==> flow/design.v <==
module pow2_LUT(
    input logic [1:0] selector, 
    output logic [31:0] out
);
always_comb 
begin
    case(selector)
        2'b00: out = 32'b1_0000000000000000000000000000000;
        2'b01: out = 32'b0_1101011101000100111111001100101;
        2'b10: out = 32'b0_1011010100000100111100110011001;
        2'b11: out = 32'b0_1001100000110111111100000101000;
        default: out = 'b0;
    endcase
end
endmodule
module LPW_pow2 #(
    parameter POW_FW = 15, 
    parameter POW_BW = 16,
    parameter BW = 8, 
    parameter FW = 2
)(
    input [BW-1:0] vec_in,
    output [POW_BW-1:0] vec_out
);
wire [BW-1:FW] int_part;
wire [FW-1:0] frac_part;
wire [BW-1:FW] shift_int;
wire [31:0] LUT_out;
wire [31:0] LUT_inter;
wire [BW-1:0] comp_in;
assign comp_in = ~vec_in + 1;
assign int_part = comp_in[BW-1:FW];
assign frac_part = comp_in[FW-1:0];
pow2_LUT LUT(
    .selector(frac_part),
    .out(LUT_out)
);
assign LUT_inter = LUT_out >> int_part;
assign vec_out = LUT_inter[31:16];
endmodule
module pow2 #(
    parameter BW = 8,
    parameter VEC_SIZE = 5,
    parameter FW = 2,
    parameter POW_BW = 16,
    parameter POW_FW = 15
)(
    input [VEC_SIZE-1:0][BW-1:0] vec_in,
    input [BW-1:0] max_in,
    output [VEC_SIZE-1:0][POW_BW-1:0] pow_out
);
wire [VEC_SIZE-1:0][BW-1:0] normed_in;
genvar i;
generate
    for(i = 0; i < VEC_SIZE; i++)
    begin : c
        assign normed_in[i] = vec_in[i] - max_in;
    end
endgenerate
generate
    for (i = 0; i < VEC_SIZE; i++)
    begin : pow_gen
        LPW_pow2 #(.BW(BW), .FW(FW), .POW_BW(POW_BW), .POW_FW(POW_FW)) power_linear (
            .vec_in(normed_in[i]),
            .vec_out(pow_out[i])
        );
    end
endgenerate
endmodule
module int_max #(
    parameter BW = 8,
    parameter FW = 2,
    parameter VEC_SIZE = 5
    )(
    input wire [VEC_SIZE-1:0][BW-1:0] int_max_in,
    output wire [BW-1:0] max_out
);
wire [2*VEC_SIZE-1:1][BW-1:0] int_max_tree;
function [BW-1:0] ciel;
    input [BW-1:0] in_val;
    begin
        if(in_val[FW-1:0] != 0)
        begin
            ciel = {in_val[BW-1:FW], 2'b00} + {{BW-3{1'b0}},3'b100};
        end
        else
        begin
            ciel = {in_val[BW-1:FW], 2'b00};
        end
    end
endfunction
genvar i;
generate
    for(i = 0; i < VEC_SIZE; i = i + 1)
    begin : base
        assign int_max_tree[i + VEC_SIZE] = ciel(int_max_in[i]);
    end
    for(i = VEC_SIZE-1; i > 0; i = i - 1)
    begin : rest
        assign int_max_tree[i] = ($signed(int_max_tree[i*2]) < $signed(int_max_tree[i*2 + 1]))? int_max_tree[i*2+1] : int_max_tree[i*2];
    end
endgenerate
assign max_out = int_max_tree[1];
endmodule
module reduction #(
    parameter BW = 16,
    parameter FW = 15,
    parameter OUT_BW = 16,
    parameter OUT_FW = 6,
    parameter VEC_SIZE = 5
)(
    input wire [VEC_SIZE-1:0][BW-1:0] vec_in,
    output wire [OUT_BW-1:0] vec_out
);
    wire [2*VEC_SIZE-1:1][31:0] tree;
    genvar i;
    generate
        for(i = 0; i < VEC_SIZE; i++)
        begin : a
            assign tree[i + VEC_SIZE] = {{(32-BW){1'b0}}, vec_in[i]};
        end
        for(i = VEC_SIZE-1; i > 0; i--)
        begin : b
            assign tree[i] = tree[2*i] + tree[2*i+1];
        end
    endgenerate
    assign vec_out = tree[1][24:9];
endmodule
module unnormed_softmax #(
    parameter BW = 8,
    parameter FW = 2,
    parameter POW_BW = 16,
    parameter POW_FW = 15,
    parameter ACCUM_BW = 16,
    parameter ACCUM_FW = 6,
    parameter VEC_SIZE = 4
)(
    input [VEC_SIZE-1:0][BW-1:0] vec_in,
    output [VEC_SIZE-1:0][POW_BW-1:0] vec_out,
    output [BW-1:0] max_out,
    output [ACCUM_BW-1:0] sum_out
);
    wire [BW-1:0] max_val;
    int_max #(.BW(BW), .FW(FW), .VEC_SIZE(VEC_SIZE)) max_instance(
        .int_max_in(vec_in),
        .max_out(max_val)
    );
    wire [VEC_SIZE-1:0][POW_BW-1:0] pow_vals;
    pow2 #( .BW(BW), .VEC_SIZE(VEC_SIZE), .FW(FW), .POW_BW(POW_BW), .POW_FW(POW_FW)) pow_2_unit(
        .vec_in(vec_in),
        .max_in(max_val),
        .pow_out(pow_vals)
    );
    wire [ACCUM_BW-1:0] sum;
    reduction #(.BW(POW_BW), .FW(POW_FW), .OUT_BW(ACCUM_BW), .OUT_FW(ACCUM_FW), .VEC_SIZE(VEC_SIZE)) accum_unit(
        .vec_in(pow_vals),
        .vec_out(sum)
    );
    assign vec_out = pow_vals;
    assign sum_out = sum;
    assign max_out = max_val;
endmodule
module reciep_MLUT (
    input logic [3:0] selector,
    output logic [15:0] value
);
always_comb 
begin  
    case(selector)
        'd0: value = 16'b1000000001000001;
        'd1: value = 16'b1111111111100000;
        'd2: value = 16'b1111111111110110;
        'd3: value = 16'b1111111111111011;
        'd4: value = 16'b1111111111111101;
        'd5: value = 16'b1111111111111110;
        'd6: value = 16'b1111111111111111;
        'd7: value = 16'b1111111111111111;
        'd8: value = 16'b0;
        'd9: value = 16'b0; 
        default:
        value = 'b0;
    endcase
end
endmodule
module reciep_CLUT (
    input logic [3:0] selector,
    output logic [31:0] value
);
always_comb 
begin  
    case(selector)
        'd0: value = 32'b00000000000111111111111111000000;
        'd1: value = 32'b00000000000000000001100000000000;
        'd2: value = 32'b00000000000000000000110101010101;
        'd3: value = 32'b00000000000000000000100101010101;
        'd4: value = 32'b00000000000000000000011100110011;
        'd5: value = 32'b00000000000000000000010111011101;
        'd6: value = 32'b00000000000000000000010001001001;
        'd7: value = 32'b00000000000000000000110101010101;
        'd8: value = 32'b00000000000000000000001111000111;
        'd9: value = 32'b00000000000000000000001101100000;
        default:
        value = 'b0;
    endcase
end
endmodule
module norm #(
    parameter BW = 8,
    parameter ACCUM_BW = 16,
    parameter ACCUM_FW = 6,
    parameter VEC_SIZE = 10
)(
    input [VEC_SIZE-1:0][ACCUM_BW-1:0] vec_in,
    input [ACCUM_BW-1:0] denom_in,
    input [BW-1:0] max,
    output [VEC_SIZE-1:0][31:0] vec_out
);
logic [3:0] sel_wire;
assign sel_wire = denom_in[ACCUM_FW+3:ACCUM_FW];
wire [15:0] m_val;
wire [31:0] c_val;
wire [31:0] reciep_val_mult;
wire [31:0] reciep_val;
reciep_MLUT MLUT(
    .selector(sel_wire),
    .value(m_val)
);
reciep_CLUT CLUT(
    .selector(sel_wire),
    .value(c_val)
);
assign reciep_val_mult = m_val *  denom_in;
assign reciep_val = reciep_val_mult + c_val;
wire [VEC_SIZE-1:0][31:0] div_out;
genvar i;
generate
    for(i = 0; i < VEC_SIZE; i++) 
    begin : a
        assign div_out[i] = vec_in[i] * reciep_val;
    end
endgenerate
generate
    for(i = 0; i < VEC_SIZE; i++) 
    begin : p
        assign vec_out[i] = div_out[i];
    end
endgenerate
endmodule
module softermax #(
    parameter BW = 8,
    parameter FW = 2,
    parameter POW_BW = 16,
    parameter POW_FW = 6,
    parameter ACCUM_BW = 16,
    parameter ACCUM_FW = 6,
    parameter VEC_SIZE = 10
)(
    input clk,
    input  [VEC_SIZE*BW-1:0] unnormed_in,
    output [VEC_SIZE*32-1:0] final_softmax
);
    logic [ACCUM_BW-1:0] sum_out;
    logic [VEC_SIZE-1:0][POW_BW-1:0] pow_out;
    logic [BW-1:0] max_out;
    logic [ACCUM_BW-1:0] sum_out_q;
    logic [VEC_SIZE-1:0][POW_BW-1:0] pow_out_q;
    logic [BW-1:0] max_out_q;
    logic [VEC_SIZE-1:0][31:0] soft_out;
    logic [VEC_SIZE-1:0][31:0] soft_out_q;
    logic [VEC_SIZE-1:0][BW-1:0] unnormed_in_q;
    always_ff @(posedge clk)
    begin
        unnormed_in_q <= unnormed_in;
        sum_out_q <= sum_out;
        pow_out_q <= pow_out;
        max_out_q <= max_out;
        soft_out_q <= soft_out;
    end
    unnormed_softmax #(.VEC_SIZE(VEC_SIZE), .BW(BW), .FW(FW), .POW_BW(POW_BW), .POW_FW(POW_FW), .ACCUM_BW(ACCUM_BW), .ACCUM_FW(ACCUM_FW)) unnormed_instance(
        .vec_in(unnormed_in_q),
        .vec_out(pow_out),
        .sum_out(sum_out),
        .max_out(max_out)
    );
    norm #(.VEC_SIZE(VEC_SIZE), .BW(BW), .ACCUM_BW(ACCUM_BW), .ACCUM_FW(ACCUM_FW)) norm_unit(
        .vec_in(pow_out_q),
        .denom_in(sum_out_q),
        .max(max_out_q),
        .vec_out(soft_out)
    );
    assign final_softmax = soft_out_q;
endmodule
* Reports on softermax
Tool output for the design above, in the order of the flow.
Lines are those of the file above, counted from 1.
Library cell names are shortened.
A cell with n/a has no value.
- Top module :: softermax
- Clock port :: clk
- Standard-cell library :: sky130hd
- Library corner :: tt_025C_1v80

* After elaboration
Counts by Yosys on the flattened word-level netlist (proc, flatten, opt, wreduce; memories kept). Print and check cells are left out.
Memory sizes are those after Yosys's memory passes, which may raise the word count (mostly to a power of two), join words into wider ones and drop unused or constant bits.
- Flip-flop bits (word level) :: 576
- ROM bits :: 592
- Clocked read ports x word width :: 37
- Memory cells :: 2
- Input port bits :: 81
- Output and inout bits :: 320
- Elaborated cells :: 165
- Add/sub/neg operators :: 40
- Multiply operators :: 11
- $lt $le $gt $ge :: 9
- Eq/ne operators :: 30
- Shifts and indexed selects :: 10
- Multiplexer cells :: 29
- Bitwise gates (word level) :: 10
- Reduce/logical cells :: 20
** Memories
- (name not given) :: words 16, bits a word 21, rd ports 1, wr ports 0, RTL line 191 : case(selector)
- (name not given) :: words 16, bits a word 16, rd ports 1, wr ports 0, RTL line 169 : case(selector)
** Operators with widths (number)
- 16-bit by 32-bit multiplier with 32-bit output :: 10
- 32-bit parallel mux with 4-bit select :: 10
- 16-bit by 16-bit multiplier with 32-bit output :: 1
- 32-bit by 6-bit >> shifter with 32-bit output :: 10
- 8-bit 2-to-1 mux :: 19
- 16-bit by 16-bit adder with 17-bit output :: 5
- 8-bit by 1-bit adder with 8-bit output with constant B :: 10
- 8-bit by 3-bit adder with 8-bit output with constant B :: 10
- 8-bit subtractor :: 10
- 8-bit inverter :: 10
- 8-bit less-than comparator :: 9
- 2-bit == test with constant B :: 20
- 17-bit by 17-bit adder with 18-bit output :: 2
- 32-bit adder :: 1
- 25-bit by 17-bit adder with 25-bit output :: 1
- 25-bit by 18-bit adder with 25-bit output :: 1
- 2-bit by 1-bit == test with 1-bit output with constant B :: 10
- 2-bit logical NOT :: 10
- 2-bit nonzero test :: 10

* Logic depth
Longest topological path by Yosys (ltp), each cell counted once; first at word level (registers and memories cut), then after technology mapping (sequential cells cut; the memories' decode and read muxes count).
- Word-level depth :: 20
- ABC_AREA :: 0
- Gate-level depth with buffers :: 97
- Mapped depth without buffers :: 95

* Synthesis result
The flow's flattened synthesis, as Yosys stat reports it; memories are mapped. The netlist is that of the ABC_AREA named above (0 if unset); the other value can give another one.
- Cell count :: 16380
- Cell area after synthesis :: 145304.4 um2
- Area of sequential cells :: 11851.4 um2
- Flip-flop cells :: 592
- Buffers :: 890
** Cells by type (number)
- fa_1 :: 3253
- inv_1 :: 3512
- ha_1 :: 997
- dfxtp_1 :: 592
- nand2_1 :: 2945
- and2_1 :: 1181
- xnor2_1 :: 505
- clkbuf_1 :: 831
- a21oi_1 :: 372
- nor2_1 :: 352
- xor2_1 :: 149
- mux2i_1 :: 111
- o21ai_0 :: 183
- nor2b_1 :: 143
- nand2b_1 :: 141
- xnor3_1 :: 33
- o21bai_1 :: 95
- nor3_1 :: 136
Not listed: further types 80, cells in them 849.
By module: a second synthesis without flattening, with its own total; a netlist apart from the flattened one above.
- Cell total of the unflattened synthesis :: 17670
- Area total of the unflattened synthesis :: 156662.8 um2
Rows give one instance, submodules left out.
** Modules
- norm :: times used 1, cells 14363, area 123181.9 um2, seq. area 0.0 um2
- softermax :: times used 1, cells 584, area 11691.2 um2, seq. area 11691.2 um2
- LPW_pow2 :: times used 10, cells 114, area 883.3 um2, seq. area 0.0 um2
- reduction :: times used 1, cells 351, area 3749.8 um2, seq. area 0.0 um2
- int_max :: times used 1, cells 424, area 3138.0 um2, seq. area 0.0 um2
- pow2 :: times used 1, cells 390, area 2882.8 um2, seq. area 0.0 um2
- pow2_LUT :: times used 10, cells 34, area 261.5 um2, seq. area 0.0 um2
- reciep_CLUT :: times used 1, cells 51, area 389.1 um2, seq. area 0.0 um2
- reciep_MLUT :: times used 1, cells 27, area 181.4 um2, seq. area 0.0 um2
- unnormed_softmax :: times used 1, cells 0, area 0.0 um2, seq. area 0.0 um2

* Timing after synthesis
OpenSTA on the mapped netlist: ideal clock, no wires. The path of least setup slack (recovery checks aside). Input and output delay are each 20% of the period. Register names are those of the netlist, which keeps one name where synthesis merged equal registers.
- Path type :: register -> register
- Start :: register unnormed_in_q
- End :: register (no name shown)
- Clock period :: 17500 ps
- Time at the first pin :: 0 ps
- Data arrival time :: 17815 ps
- Slack :: -450 ps
- Delay of the path :: 17950 ps
- Stages :: 93
- Buffers on the path :: 5
- Period reached after synthesis :: 17950 ps
"delay of the path" is the arrival time less input delay plus setup time.
"stages" counts driving pins, that of a launching flip-flop among them; a cell with two outputs on the path counts twice.
"period reached after synthesis" = period - worst setup slack (recovery checks aside). The figure is calculated, with input and output delays left at 20% of the set period.
An end named without its bit number is one bit of that signal or, where synthesis recoded a state register, one of its new flip-flops.
The rows between start and end are the longest chain of elaborated cells between them; the timing report does not say that the signal goes this way. Where chains are equally long, one stands for them.
A line is the first line of the expression or statement that the cell stems from. Yosys adds cells for indexed reads and writes and turns some case tables into memories.
- Path through :: dfxtp_1 clkbuf_1 inv_1 ha_1 buf_2 nor2b_1 xnor2_1 ha_1 a21o_1 o22ai_1 nand3_1 a21oi_2 mux2i_1 inv_1 ha_1 nor2_1 nand2_1 nor2_1 [57 not listed] inv_1 fa_1 inv_1 ha_1 and4_1 nand4_1 o31a_1 a31oi_1 o21a_1 nor3_2 or2_2 inv_1 ha_1 inv_1 a211oi_1 a211oi_1 a31oi_1 o211ai_1
- Cells in the longest elaborated chain :: 20
** Ends and longest elaborated chain, after synthesis
- start, declared :: RTL line 270 : logic [VEC_SIZE-1:0][BW-1:0] unnormed_in_q;
- start, assigned :: RTL line 273 : unnormed_in_q <= unnormed_in;
- 2-bit nonzero test :: RTL line 82 : if(in_val[FW-1:0] != 0)
- 8-bit 2-to-1 mux :: RTL line 82
- 8-bit less-than comparator :: RTL line 100 : assign int_max_tree[i] = ($signed(int_max_tree[i*2]) < $signed(int_max_tree[i*2 + 1]))? int_max_tree[i*2+1] : ...
- 8-bit 2-to-1 mux :: RTL line 100
- 8-bit less-than comparator :: RTL line 100
- 8-bit 2-to-1 mux :: RTL line 100
- 8-bit less-than comparator :: RTL line 100
- [6 not listed]
- 2-bit == test :: RTL line 7 : case(selector)
- 32-bit parallel mux with 4-bit select :: RTL line 7
- 32-bit by 6-bit >> shifter with 32-bit output :: RTL line 38 : assign LUT_inter = LUT_out >> int_part;
- 16-bit by 16-bit adder with 17-bit output :: RTL line 124 : assign tree[i] = tree[2*i] + tree[2*i+1];
- 17-bit by 17-bit adder with 18-bit output :: RTL line 124
- 25-bit by 17-bit adder with 25-bit output :: RTL line 124
- 25-bit by 18-bit adder with 25-bit output :: RTL line 124
Some nets on the timed path still bear RTL names; the line given drives or declares the net.
** Named nets, after synthesis (RTL line)
- sum_out[7] :: 124

* Path in the finished layout
From the final timing report of run B: the path of least setup slack in the routed layout; clock arrival at registers is part of the times.
The path's times are printed in steps of 10 ps; the period is the one set.
- Path type :: register -> register
- Start :: register unnormed_in_q
- End :: register (no name shown)
- Clock period :: 18300 ps
- Time at the first pin :: 850 ps
- Data arrival time :: 18120 ps
- Slack :: 960 ps
- Stages :: 90
- Buffers on the path :: 3
An end named without its bit number is one bit of that signal or, where synthesis recoded a state register, one of its new flip-flops.
The rows between start and end are the longest chain of elaborated cells between them; the timing report does not say that the signal goes this way. Where chains are equally long, one stands for them.
- Path through :: dfxtp_1 ha_1 mux2_2 ha_1 nand2_1 a21oi_1 o22ai_2 a221oi_2 a21oi_4 mux2i_2 inv_1 ha_1 nor2_1 nand2_1 nor2_2 o21ai_0 o21ai_2 buf_4 [54 not listed] inv_1 fa_1 inv_1 ha_4 and4_1 nand4_1 o31a_1 a31oi_2 o21a_2 o21a_1 or2_4 inv_1 ha_1 inv_1 a211oi_2 a211oi_1 a31oi_1 o211ai_1
- Cells in the longest elaborated chain :: 20
** Ends and longest elaborated chain, after layout
- start, declared :: RTL line 270 : logic [VEC_SIZE-1:0][BW-1:0] unnormed_in_q;
- start, assigned :: RTL line 273 : unnormed_in_q <= unnormed_in;
- 8-bit by 3-bit adder with 8-bit output :: RTL line 84 : ciel = {in_val[BW-1:FW], 2'b00} + {{BW-3{1'b0}},3'b100};
- 8-bit 2-to-1 mux :: RTL line 82 : if(in_val[FW-1:0] != 0)
- 8-bit less-than comparator :: RTL line 100 : assign int_max_tree[i] = ($signed(int_max_tree[i*2]) < $signed(int_max_tree[i*2 + 1]))? int_max_tree[i*2+1] : ...
- 8-bit 2-to-1 mux :: RTL line 100
- 8-bit less-than comparator :: RTL line 100
- 8-bit 2-to-1 mux :: RTL line 100
- 8-bit less-than comparator :: RTL line 100
- [6 not listed]
- 2-bit == test :: RTL line 7 : case(selector)
- 32-bit parallel mux with 4-bit select :: RTL line 7
- 32-bit by 6-bit >> shifter with 32-bit output :: RTL line 38 : assign LUT_inter = LUT_out >> int_part;
- 16-bit by 16-bit adder with 17-bit output :: RTL line 124 : assign tree[i] = tree[2*i] + tree[2*i+1];
- 17-bit by 17-bit adder with 18-bit output :: RTL line 124
- 25-bit by 17-bit adder with 25-bit output :: RTL line 124
- 25-bit by 18-bit adder with 25-bit output :: RTL line 124
Some nets on the timed path still bear RTL names; the line given drives or declares the net.
** Named nets, after layout (RTL line)
- sum_out[7] :: 124

3 stored runs of softermax in the flow (synthesis by Yosys, layout by OpenROAD, sky130hd cells), in arbitrary order. Constraints: input delay and output delay 20% of the set period each, output load 0.01 pF.
"achieved period" is the run's clock period less its worst setup slack. It is reckoned from that one timing run; input and output delays stay at 20% of the period that was set.
"allowed time less slack (worst setup path)" is the time allowed to the run's worst setup path (the clock period less input and output delay, where it has them) less its slack. Clock arrival times count: a late capture clock shortens it, a late launch clock lengthens it.
"allowed time less slack (worst setup path)" is known to 10 ps.

* Run A
** Files
==> flow/run.sh <==
#!/bin/bash
# the make line also repeats the synthesis and layout settings of config.mk as NAME=value (left out here)
make -C /OpenROAD-flow-scripts/flow DESIGN_CONFIG=/design/flow/config.mk WORK_HOME=/design/flow/orfs CLKGATE_MAP_FILE= finish
==> flow/config.mk <==
export PLATFORM = sky130hd
export DESIGN_NAME = softermax
export DESIGN_NICKNAME = softermax
export VERILOG_FILES = /design/flow/design.v
export SDC_FILE = /design/flow/constraint.sdc
export NUM_CORES = 4
export LEC_CHECK = 0
export CAP_MARGIN = 20
export CORE_ASPECT_RATIO = 1.04
export CORE_MARGIN = 2
export CORE_UTILIZATION = 70
export MIN_ROUTING_LAYER = met2
export SLEW_MARGIN = 40
==> flow/constraint.sdc <==
create_clock -name core_clock -period 17.1 [get_ports {clk}]
set_input_delay 3.4200 -clock core_clock [delete_from_list [all_inputs] [get_ports {clk}]]
set_output_delay 3.4200 -clock core_clock [all_outputs]
set_load 0.01 [all_outputs]
** Results
Unfinished; error GRT-0116 in routing.

* Run B
** Files
==> flow/run.sh <==
#!/bin/bash
# the make line also repeats the synthesis and layout settings of config.mk as NAME=value (left out here)
make -C /OpenROAD-flow-scripts/flow DESIGN_CONFIG=/design/flow/config.mk WORK_HOME=/design/flow/orfs CLKGATE_MAP_FILE= finish
==> flow/config.mk <==
export PLATFORM = sky130hd
export DESIGN_NAME = softermax
export DESIGN_NICKNAME = softermax
export VERILOG_FILES = /design/flow/design.v
export SDC_FILE = /design/flow/constraint.sdc
export NUM_CORES = 4
export LEC_CHECK = 0
export CAP_MARGIN = 20
export CORE_MARGIN = 2
export CORE_UTILIZATION = 40
export SLEW_MARGIN = 20
==> flow/constraint.sdc <==
create_clock -name core_clock -period 18.3 [get_ports {clk}]
set_input_delay 3.6600 -clock core_clock [delete_from_list [all_inputs] [get_ports {clk}]]
set_output_delay 3.6600 -clock core_clock [all_outputs]
set_load 0.01 [all_outputs]
** Results
- Final worst hold slack :: 821 ps
- Chip area in the Yosys report :: 145304.4 um2
- Std-cell area (final layout) :: 159086.0 um2
- Die size :: 368097.0 um2
- Achieved period :: 17341 ps
- Worst setup slack after layout :: 959 ps
- Post-route utilization :: 44.0 %
- Sum of negative setup slack :: 0 ps
- Allowed time less slack (worst setup path) :: 17340 ps
- Kind of the worst setup path :: register -> register

* Run C
** Files
==> flow/run.sh <==
#!/bin/bash
# the make line also repeats the synthesis and layout settings of config.mk as NAME=value (left out here)
make -C /OpenROAD-flow-scripts/flow DESIGN_CONFIG=/design/flow/config.mk WORK_HOME=/design/flow/orfs CLKGATE_MAP_FILE= finish
==> flow/config.mk <==
export PLATFORM = sky130hd
export DESIGN_NAME = softermax
export DESIGN_NICKNAME = softermax
export VERILOG_FILES = /design/flow/design.v
export SDC_FILE = /design/flow/constraint.sdc
export NUM_CORES = 4
export LEC_CHECK = 0
export CAP_MARGIN = 20
export CORE_MARGIN = 2
export CORE_UTILIZATION = 40
export SLEW_MARGIN = 20
==> flow/constraint.sdc <==
create_clock -name core_clock -period 17.1 [get_ports {clk}]
set_input_delay 3.4200 -clock core_clock [delete_from_list [all_inputs] [get_ports {clk}]]
set_output_delay 3.4200 -clock core_clock [all_outputs]
set_load 0.01 [all_outputs]
** Results
- Achieved period :: 16825 ps
- Die size :: 368097.0 um2
- Final worst hold slack :: 809 ps
- Post-route utilization :: 44.8 %
- Chip area in the Yosys report :: 145304.4 um2
- Std-cell area (final layout) :: 162095.0 um2
- Allowed time less slack (worst setup path) :: 16820 ps
- Kind of the worst setup path :: register -> register
- Worst setup slack after layout :: 275 ps
- Sum of negative setup slack :: 0 ps
